==> flow/design.v <==
module convolve #(parameter KERNEL_SIZE = 9,
                  parameter DATA_WIDTH  = 8,
                  parameter KDATA_WIDTH = 8,
                  parameter ACTIVATION  = "RELU")
(
   input  logic                   clk,
   input  logic                   rst,
   input  logic                   en_convolve,
   input  logic [0:KERNEL_SIZE-1] [DATA_WIDTH-1:0] image,
   input  logic [0:KERNEL_SIZE-1][KDATA_WIDTH-1:0] kernel,  
   output logic  [DATA_WIDTH-1:0] feature_map,
   output logic                   feature_out
);
function [DATA_WIDTH-1:0] activation;
   input [DATA_WIDTH+KDATA_WIDTH+$clog2(KERNEL_SIZE)-1:0] weighted_inputs;
   begin
      case(ACTIVATION)
         "RELU": begin
            if (weighted_inputs[DATA_WIDTH+KDATA_WIDTH+$clog2(KERNEL_SIZE)-1]) activation = 0;  
            else activation = weighted_inputs[DATA_WIDTH+KDATA_WIDTH-2-1:KDATA_WIDTH-2];      
         end
         "SIGNUM": begin
            if (weighted_inputs[DATA_WIDTH+KDATA_WIDTH+$clog2(KERNEL_SIZE)-1]) activation = 0;  
            else activation = {DATA_WIDTH{1'b1}};
         end
         default: activation = 'h0;
      endcase
   end
endfunction
function [KDATA_WIDTH-1:0] twos_compl;
   input [KDATA_WIDTH-1:0] kernel;
   twos_compl = (~kernel) + 1;
endfunction
logic en_convolve_q;
logic [0:KERNEL_SIZE-1][DATA_WIDTH+KDATA_WIDTH-1:0] feat_mult_c;
logic [0:KERNEL_SIZE-1][DATA_WIDTH+KDATA_WIDTH-1:0] feat_mult_q;
logic [DATA_WIDTH+KDATA_WIDTH+$clog2(KERNEL_SIZE)-1:0] feature_map_c;
logic [0:KERNEL_SIZE-1][KDATA_WIDTH-1:0] kernel_abs;
always_comb begin
   for (int i=0;i<KERNEL_SIZE; i=i+1) begin
      kernel_abs[i] = kernel[i][KDATA_WIDTH-1] ? twos_compl(kernel[i]) : kernel[i];  
   end
end
always_comb begin
   feat_mult_c = 'h0;
   for (int i=0; i<KERNEL_SIZE; i=i+1) begin
      feat_mult_c[i][DATA_WIDTH+KDATA_WIDTH-1]     = kernel[i][KDATA_WIDTH-1];                 
      feat_mult_c[i][DATA_WIDTH+KDATA_WIDTH-2:0]   = image[i]*kernel_abs[i][KDATA_WIDTH-2:0];  
   end
end
always_comb begin
   feature_map_c = 'h0;
   for (int i=0; i<KERNEL_SIZE; i=i+1) begin
      feature_map_c = feat_mult_q[i][DATA_WIDTH+KDATA_WIDTH-1] ? feature_map_c - feat_mult_q[i][DATA_WIDTH+KDATA_WIDTH-2:0]:  
                                                                 feature_map_c + feat_mult_q[i][DATA_WIDTH+KDATA_WIDTH-2:0];   
   end
end
always_ff@(posedge clk) begin
   en_convolve_q <= en_convolve;
end
always_ff@(posedge clk, negedge rst) begin
   if (~rst) begin
      feat_mult_q <= 'h0;
      feature_map <= 'h0;
      feature_out <= 1'b0;
   end
   else begin
      if (en_convolve) begin
         feat_mult_q <= feat_mult_c;
      end
      if (en_convolve_q) begin
         feature_map <= activation(feature_map_c);  
         feature_out <= 1'b1;
      end else begin
         feature_map <= 'h0;
         feature_out <= 1'b0;
      end
   end
end
endmodule
module conv_layer # (parameter KERNEL_SIZE = 3,
                     parameter IMGCOL      = 8,
                     parameter IMGROW      = 8,
                     parameter DATA_WIDTH  = 8,
                     parameter KDATA_WIDTH = 8,
                     parameter ACTIVATION  = "RELU")
(
   input  logic                   clk,
   input  logic                   rst,
   input  logic [0:IMGROW-1][0:IMGCOL-1][DATA_WIDTH-1:0]  image,
   input  logic [0:KERNEL_SIZE-1][0:KERNEL_SIZE-1][KDATA_WIDTH-1:0] kernel,   
   output logic [0:IMGROW-KERNEL_SIZE][0:IMGCOL-KERNEL_SIZE][DATA_WIDTH-1:0]  conv_out,
   output logic                   layer_done_out
);
localparam PAD_SIZE = (KERNEL_SIZE-1)/2;
logic [0:KERNEL_SIZE*KERNEL_SIZE-1][DATA_WIDTH-1:0]  img_window;
logic [0:KERNEL_SIZE*KERNEL_SIZE-1][KDATA_WIDTH-1:0] ker_window;
logic [$clog2(IMGCOL)-1:0] col;
logic [$clog2(IMGROW+1)-1:0] row;
logic [$clog2(IMGCOL-KERNEL_SIZE):0] out_col;
logic [$clog2(IMGROW-KERNEL_SIZE):0] out_row;
logic en_convolve, layer_conv_done, feature_out;
logic [DATA_WIDTH-1:0]  activated_feature;
always_ff@(posedge clk or negedge rst) begin
   if (~rst) begin
      row <= 'h0;
      col <= 'h0;
      layer_conv_done <= 1'b0;
   end
   else begin
      if (row == IMGROW) begin
         row <= 'h0;
         col <= 'h0;
         layer_conv_done <= 1'b1;
      end else if (col==IMGCOL-1) begin
         row <= row+'h1;
         col <= 'h0;
      end else begin
         col <= col+'h1;
         layer_conv_done <= 1'b0;
      end
   end
end
assign layer_done_out = layer_conv_done;
always_comb begin
   for (int i=0; i<KERNEL_SIZE; i=i+1) begin  
      for (int j=0; j<KERNEL_SIZE; j=j+1) begin   
         ker_window[i*KERNEL_SIZE+j] = kernel[i][j];
      end
   end
end
always_ff@(posedge clk or negedge rst) begin
   if (~rst) begin
      img_window  <= 'h0;
      en_convolve <= 1'b0;
   end else begin
      if (row>PAD_SIZE-1 && row<IMGROW-PAD_SIZE &&   
          col>PAD_SIZE-1 && col<IMGCOL-PAD_SIZE)    
      begin
         en_convolve <= 1'b1;
         for (int i=0; i<KERNEL_SIZE; i=i+1) begin  
            for (int j=0; j<KERNEL_SIZE; j=j+1) begin   
               img_window[i*KERNEL_SIZE+j] <= image[row-PAD_SIZE+i][col-PAD_SIZE+j];
            end
         end
      end else begin
         en_convolve <= 1'b0;
         img_window  <= 'h0;
      end
   end
end
convolve #(
   .KERNEL_SIZE (KERNEL_SIZE*KERNEL_SIZE),
   .DATA_WIDTH  (DATA_WIDTH),
   .KDATA_WIDTH (KDATA_WIDTH),
   .ACTIVATION  (ACTIVATION)
) u_convolve (
   .clk          (clk),
   .rst          (rst),
   .en_convolve  (en_convolve),
   .image        (img_window),
   .kernel       (ker_window),
   .feature_map  (activated_feature),
   .feature_out  (feature_out)
);
always_ff@(posedge clk or negedge rst) begin
   if (~rst) begin
      out_row <= 'h0;
      out_col <= 'h0;
   end
   else if (feature_out || layer_conv_done) begin
      if (out_row == IMGROW-KERNEL_SIZE+1 || layer_conv_done) begin
         out_row <= 'h0;
         out_col <= 'h0;
      end else if (out_col==IMGCOL-KERNEL_SIZE) begin
         out_row <= out_row+'h1;
         out_col <= 'h0;
      end else begin
         out_col <= out_col+'h1;
      end
   end
end
always_ff@(posedge clk or negedge rst) begin
   if (~rst) begin
      conv_out <= 'h0;
   end else if (out_row <= IMGROW-KERNEL_SIZE && out_col <= IMGCOL-KERNEL_SIZE) begin
      conv_out[out_row][out_col] <= activated_feature;
   end
end
endmodule
module conv_top (
   input  logic         clk,
   input  logic         rst,
   input  logic [511:0] image,
   input  logic [71:0]  kernel,
   output logic [287:0] conv_out,
   output logic         layer_done_out
);
logic [0:7][0:7][7:0] image_a;
logic [0:2][0:2][7:0] kernel_a;
logic [0:5][0:5][7:0] conv_out_a;
always_comb begin
   for (int r=0; r<8; r++)
      for (int c=0; c<8; c++)
         image_a[r][c] = image[(r*8+c)*8 +: 8];
   for (int i=0; i<3; i++)
      for (int j=0; j<3; j++)
         kernel_a[i][j] = kernel[(i*3+j)*8 +: 8];
   for (int r=0; r<6; r++)
      for (int c=0; c<6; c++)
         conv_out[(r*6+c)*8 +: 8] = conv_out_a[r][c];
end
conv_layer #(
   .KERNEL_SIZE (3),
   .IMGCOL      (8),
   .IMGROW      (8),
   .DATA_WIDTH  (8),
   .KDATA_WIDTH (8),
   .ACTIVATION  ("RELU")
) u_conv_layer (
   .clk            (clk),
   .rst            (rst),
   .image          (image_a),
   .kernel         (kernel_a),
   .conv_out       (conv_out_a),
   .layer_done_out (layer_done_out)
);
endmodule
Step by step through the tools: conv_top
Tool output for the design above, in the order of the flow.
Line numbers count from 1 in the design file above.
Operators carry their Yosys type and port widths (W data, S select, Z words).
Cell names lack the library's common part.
Not given: -
Set-up
  top module: conv_top
  clock: clk
  library: sky130hd
  timing corner: tt_025C_1v80

After elaboration
Source: Yosys, flattened and elaborated, memories not mapped. Widths are those after wreduce. Registers that Yosys merges into a memory's read port (data or address) are not register bits. Print and check cells do not count. Equal cells are merged and count once.
Storage and ports
  register bits: 531
  input port bits: 586
  elaborated cells: 161
Cells by class
  $add $sub $neg: 55
  $mul: 10
  order comparisons: 6
  equal/unequal tests: 5
  shift operators: 11
  muxes and demuxes: 41
  bitwise operators: 12
  reductions and logical operators: 9
Operators with widths (number)
  $shiftx A512 B32 Y8: 9
  $mul A8 B7 Y15: 9
  $add A32 B32 Y32: 10
  $and A288 B288 Y288: 1
  $or A288 B288 Y288: 1
  $not A288 Y288: 1
  $shift A8 B33 Y288: 1
  $shift A8 B33 Y288 const A: 1
  $mux W20: 9
  $add A20 B15 Y20: 8
  $sub A20 B15 Y20: 8
  $mux W8: 11
  $sub A3 B29 Y29 const A: 3
  $sub A3 B26 Y26 const A: 3
  $mul A32 B2 Y28 const B: 1
  $add A7 B1 Y7 const B: 9
  $not A7 Y7: 9
  $mux W7: 9
  $neg A32 Y33: 1
  $add A29 B1 Y29 const B: 1
  $add A29 B2 Y29 const B: 1
  $add A26 B1 Y26 const B: 1
  $add A26 B2 Y26 const B: 1
  $mux W4: 6
  $sub A1 B15 Y16 const A: 1
  $add A4 B1 Y4 const B: 3
  $sub A3 B4 Y5 const A: 2
  $le A4 B3 Y1 const B: 2
Other operator kinds: 17; their cells: 27.

Longest topological paths
Longest topological path by Yosys (ltp), each cell counted once; first at word level (registers and memories cut), then after technology mapping (sequential cells cut; the memories' decode and read muxes count).
Depth
  depth in word-level cells: 20
  ABC_AREA: 0
  gate-level depth with buffers: 57

Synthesis result
Yosys stat after the flow's synthesis: flattened, memories mapped to cells. It holds for the ABC_AREA given above (unset counts as 0); a run with the other value may have another netlist.
The area totals of this step are shown rounded.
Mapped netlist
  cells in the netlist: 6222
  synthesis area: 0.061 mm²
  flip-flop cells: 531
  buffer cells: 268
Cells by type (number)
  dfrtp_1: 530
  mux4_2: 302
  ha_1: 529
  mux2_2: 515
  fa_1: 281
  xnor2_1: 368
  nand2_1: 705
  mux2i_1: 214
  inv_1: 494
  a21oi_1: 338
  nor2_1: 388
  and2_1: 224
  o21ai_0: 167
  xor2_1: 85
  clkbuf_1: 196
  o21bai_1: 91
  a211oi_1: 78
  a21o_1: 66
Not listed: further types 60, cells in them 651.
By module: a second synthesis without flattening, with its own total; a netlist apart from the flattened one above.
Second synthesis, totals
  cell total of the unflattened synthesis: 6053
  area (unflattened synthesis): 0.0613 mm²
Rows give one instance, submodules left out.
Modules
  conv_layer: instances 1, cells 2460, area 0.0309 mm², sequential area 0.00943 mm²
  convolve: instances 1, cells 3593, area 0.0304 mm², sequential area 0.00385 mm²
  conv_top: instances 1, cells 0, area 0 mm², sequential area 0 mm²

Path before layout
Source: OpenSTA report_checks on the synthesized netlist (no wires, ideal clock, input and output delay 20% of the period each), path of least setup slack; recovery checks are left aside. Register names are those of the netlist, which keeps one name where synthesis merged equal registers.
Timing path post-synthesis
  path type: reg-to-reg
  start: register u_conv_layer.u_convolve.feat_mult_q
  end: register u_conv_layer.u_convolve.feature_map[0]
  clock period: 11.0 ns
  library setup time: 0.132 ns
  arrival: 9.933 ns
  required time: 10.868 ns
  path slack: 0.935 ns
  path delay: 10.065 ns
  stages: 50
  buffers on the path: 0
  synthesis period reached: 10.065 ns
"path delay" = arrival - input delay + setup time.
"stages" counts driving pins, that of a launching flip-flop among them; a cell with two outputs on the path counts twice.
"synthesis period reached" is the clock period less the worst setup slack; recovery checks do not enter. This is arithmetic on one report: input and output delays are still those of the set period (20% each).
Where an end lacks its bit number, it is one bit of the signal, or one of the new flip-flops if synthesis recoded a state register.
Between the ends stands the longest chain of elaborated cells between them, by number of cells; it is not shown to be the way that was timed. Of several equally long chains one is given.
Each line given opens the expression or statement behind the cell; cells for indexed reads and writes are added by Yosys, which also makes memories of some case tables.
At most two assigning lines are given for a register; there are more.
On the way, post-synthesis
  cell sequence: dfrtp_1 -> inv_1 -> ha_1 -> mux2_2 -> fa_1 -> nor2b_1 -> o21ai_0 -> a21boi_0 -> o21ai_0 -> a21boi_0 -> o21a_1 -> nor2_1 -> o21ai_0 -> a21oi_1 -> ha_1 -> or3_1 -> a311oi_1 -> nor3_1 -> [14 not listed] -> nand2_1 -> or2_2 -> o21ai_0 -> xnor2_1 -> ha_1 -> o21a_1 -> nor2_1 -> a21oi_1 -> xnor2_1 -> ha_1 -> o2111ai_1 -> o21ai_0 -> a31oi_1 -> xnor3_1 -> xnor2_1 -> xnor3_1 -> xnor2_2 -> nor2_1
  cells in the longest elaborated chain: 18
  elaborated cells on any way between the ends: 26
  source lines of those cells: 4
  classes of those cells: 16 x add/sub; 10 x mux
RTL lines, path post-synthesis
  start: declaration: RTL line 36  | logic [0:KERNEL_SIZE-1][DATA_WIDTH+KDATA_WIDTH-1:0] feat_mult_q;
  start: assignment: RTL line 63  | feat_mult_q <= 'h0;
  start: assignment: RTL line 69  | feat_mult_q <= feat_mult_c;
  $add A20 B15 Y20: RTL line 55  | feature_map_c + feat_mult_q[i][DATA_WIDTH+KDATA_WIDTH-2:0];
  $mux W20: RTL line 54  | feature_map_c = feat_mult_q[i][DATA_WIDTH+KDATA_WIDTH-1] ? feature_map_c - feat_mult_q[i][DATA_WIDTH+KDATA_WID ...
  $add A20 B15 Y20: RTL line 55
  $mux W20: RTL line 54
  $add A20 B15 Y20: RTL line 55
  $mux W20: RTL line 54
  $add A20 B15 Y20: RTL line 55
  [4 not listed]
  $mux W20: RTL line 54
  $add A20 B15 Y20: RTL line 55
  $mux W20: RTL line 54
  $add A20 B15 Y20: RTL line 55
  $mux W20: RTL line 54
  $mux W8: RTL line 19  | if (weighted_inputs[DATA_WIDTH+KDATA_WIDTH+$clog2(KERNEL_SIZE)-1]) activation = 0;
  $mux W8: RTL line 71  | if (en_convolve_q) begin
  end: assignment: RTL line 72  | feature_map <= activation(feature_map_c);
  end: assignment: RTL line 75  | feature_map <= 'h0;
  end: declaration: RTL line 11  | output logic  [DATA_WIDTH-1:0] feature_map,

Timing after layout
From the final timing report of job 1: the path of least setup slack in the routed layout; clock arrival at registers is part of the times.
Timing path after layout
  path type: reg-to-reg
  start: register u_conv_layer.u_convolve.feat_mult_q
  end: register u_conv_layer.u_convolve.feature_map[0]
  clock period: 10.4 ns
  library setup time: 0.13 ns
  arrival: 10.44 ns
  required time: 10.93 ns
  path slack: 0.49 ns
  stages: 53
  buffers on the path: 4
Where an end lacks its bit number, it is one bit of the signal, or one of the new flip-flops if synthesis recoded a state register.
Between the ends stands the longest chain of elaborated cells between them, by number of cells; it is not shown to be the way that was timed. Of several equally long chains one is given.
At most two assigning lines are given for a register; there are more.
On the way, after layout
  cell sequence: dfrtp_1 -> buf_4 -> buf_4 -> nor3_2 -> nor2_1 -> xnor2_1 -> ha_1 -> a21oi_2 -> nor2b_1 -> a211oi_2 -> a21oi_1 -> a21o_1 -> a211oi_1 -> nor2_1 -> ha_1 -> or3_1 -> a311oi_2 -> nor3_2 -> [17 not listed] -> ha_1 -> inv_1 -> xnor2_2 -> ha_1 -> o21a_1 -> nor2_1 -> a21oi_1 -> xnor2_1 -> ha_1 -> a21oi_2 -> o21ai_1 -> a31oi_1 -> xnor3_1 -> xnor2_1 -> xnor3_1 -> xnor2_2 -> buf_6 -> nor2_4
  cells in the longest elaborated chain: 18
  elaborated cells on any way between the ends: 26
  source lines of those cells: 4
  classes of those cells: 16 x add/sub; 10 x mux
RTL lines, path after layout
  start: declaration: RTL line 36  | logic [0:KERNEL_SIZE-1][DATA_WIDTH+KDATA_WIDTH-1:0] feat_mult_q;
  start: assignment: RTL line 63  | feat_mult_q <= 'h0;
  start: assignment: RTL line 69  | feat_mult_q <= feat_mult_c;
  $add A20 B15 Y20: RTL line 55  | feature_map_c + feat_mult_q[i][DATA_WIDTH+KDATA_WIDTH-2:0];
  $mux W20: RTL line 54  | feature_map_c = feat_mult_q[i][DATA_WIDTH+KDATA_WIDTH-1] ? feature_map_c - feat_mult_q[i][DATA_WIDTH+KDATA_WID ...
  $add A20 B15 Y20: RTL line 55
  $mux W20: RTL line 54
  $add A20 B15 Y20: RTL line 55
  $mux W20: RTL line 54
  $add A20 B15 Y20: RTL line 55
  [4 not listed]
  $mux W20: RTL line 54
  $add A20 B15 Y20: RTL line 55
  $mux W20: RTL line 54
  $add A20 B15 Y20: RTL line 55
  $mux W20: RTL line 54
  $mux W8: RTL line 19  | if (weighted_inputs[DATA_WIDTH+KDATA_WIDTH+$clog2(KERNEL_SIZE)-1]) activation = 0;
  $mux W8: RTL line 71  | if (en_convolve_q) begin
  end: assignment: RTL line 72  | feature_map <= activation(feature_map_c);
  end: assignment: RTL line 75  | feature_map <= 'h0;
  end: declaration: RTL line 11  | output logic  [DATA_WIDTH-1:0] feature_map,

Data sheet: physical implementation of conv_top

Flow measurements of conv_top on sky130hd: 2 stored runs with different settings, listed in no order. Input and output delays are each 20% of the period that was set; the output load is 0.01 pF.
By "achieved clock period" is meant the clock period of the run minus its worst setup slack. This is arithmetic on one report: input and output delays are still those of the set period (20% each).
"worst setup path time" = time allowed to the worst setup path (clock period - input delay - output delay, where it has them) - its slack; a late launch clock adds to it, a late capture clock takes from it.
Results are given in rounded form.

Job 1
==> flow/run.sh <==
#!/bin/bash
# the make line also repeats the synthesis and layout settings of config.mk as NAME=value (left out here)
make -C /OpenROAD-flow-scripts/flow DESIGN_CONFIG=/design/flow/config.mk WORK_HOME=/design/flow/orfs CLKGATE_MAP_FILE= finish
==> flow/config.mk <==
export PLATFORM = sky130hd
export DESIGN_NAME = conv_top
export DESIGN_NICKNAME = conv_top
export VERILOG_FILES = /design/flow/design.v
export SDC_FILE = /design/flow/constraint.sdc
export NUM_CORES = 4
export LEC_CHECK = 0
export CAP_MARGIN = 20
export CORE_MARGIN = 2
export CORE_UTILIZATION = 33
export PLACE_DENSITY = 0.6
export SLEW_MARGIN = 20
==> flow/constraint.sdc <==
create_clock -name core_clock -period 10.4 [get_ports {clk}]
set_input_delay 2.0800 -clock core_clock [delete_from_list [all_inputs] [get_ports {clk}]]
set_output_delay 2.0800 -clock core_clock [all_outputs]
set_load 0.01 [all_outputs]

==> results of job 1 <==
chip area after synthesis (Yosys): 0.061 mm²
die area: 0.188 mm²
standard-cell area of the final layout: 0.0766 mm²
worst setup slack after layout: 0.492 ns
total negative slack: 0.000 ns
worst hold slack: 0.494 ns
achieved clock period: 9.908 ns
worst setup path time: 9.91 ns
worst setup path kind: reg-to-reg

Job 2
==> flow/run.sh <==
#!/bin/bash
# the make line also repeats the synthesis and layout settings of config.mk as NAME=value (left out here)
make -C /OpenROAD-flow-scripts/flow DESIGN_CONFIG=/design/flow/config.mk WORK_HOME=/design/flow/orfs CLKGATE_MAP_FILE= finish
==> flow/config.mk <==
export PLATFORM = sky130hd
export DESIGN_NAME = conv_top
export DESIGN_NICKNAME = conv_top
export VERILOG_FILES = /design/flow/design.v
export SDC_FILE = /design/flow/constraint.sdc
export NUM_CORES = 4
export LEC_CHECK = 0
export CAP_MARGIN = 20
export CORE_MARGIN = 2
export CORE_UTILIZATION = 40
export GPL_TIMING_DRIVEN = 0
export PLACE_DENSITY_LB_ADDON = 0.21
export SLEW_MARGIN = 20
==> flow/constraint.sdc <==
create_clock -name core_clock -period 11.0 [get_ports {clk}]
set_input_delay 2.2000 -clock core_clock [delete_from_list [all_inputs] [get_ports {clk}]]
set_output_delay 2.2000 -clock core_clock [all_outputs]
set_load 0.01 [all_outputs]

==> results of job 2 <==
chip area after synthesis (Yosys): 0.061 mm²
die area: 0.156 mm²
standard-cell area of the final layout: 0.076 mm²
worst setup slack after layout: 0.303 ns
total negative slack: 0.000 ns
worst hold slack: 0.423 ns
achieved clock period: 10.697 ns
worst setup path time: 10.70 ns
worst setup path kind: reg-to-reg
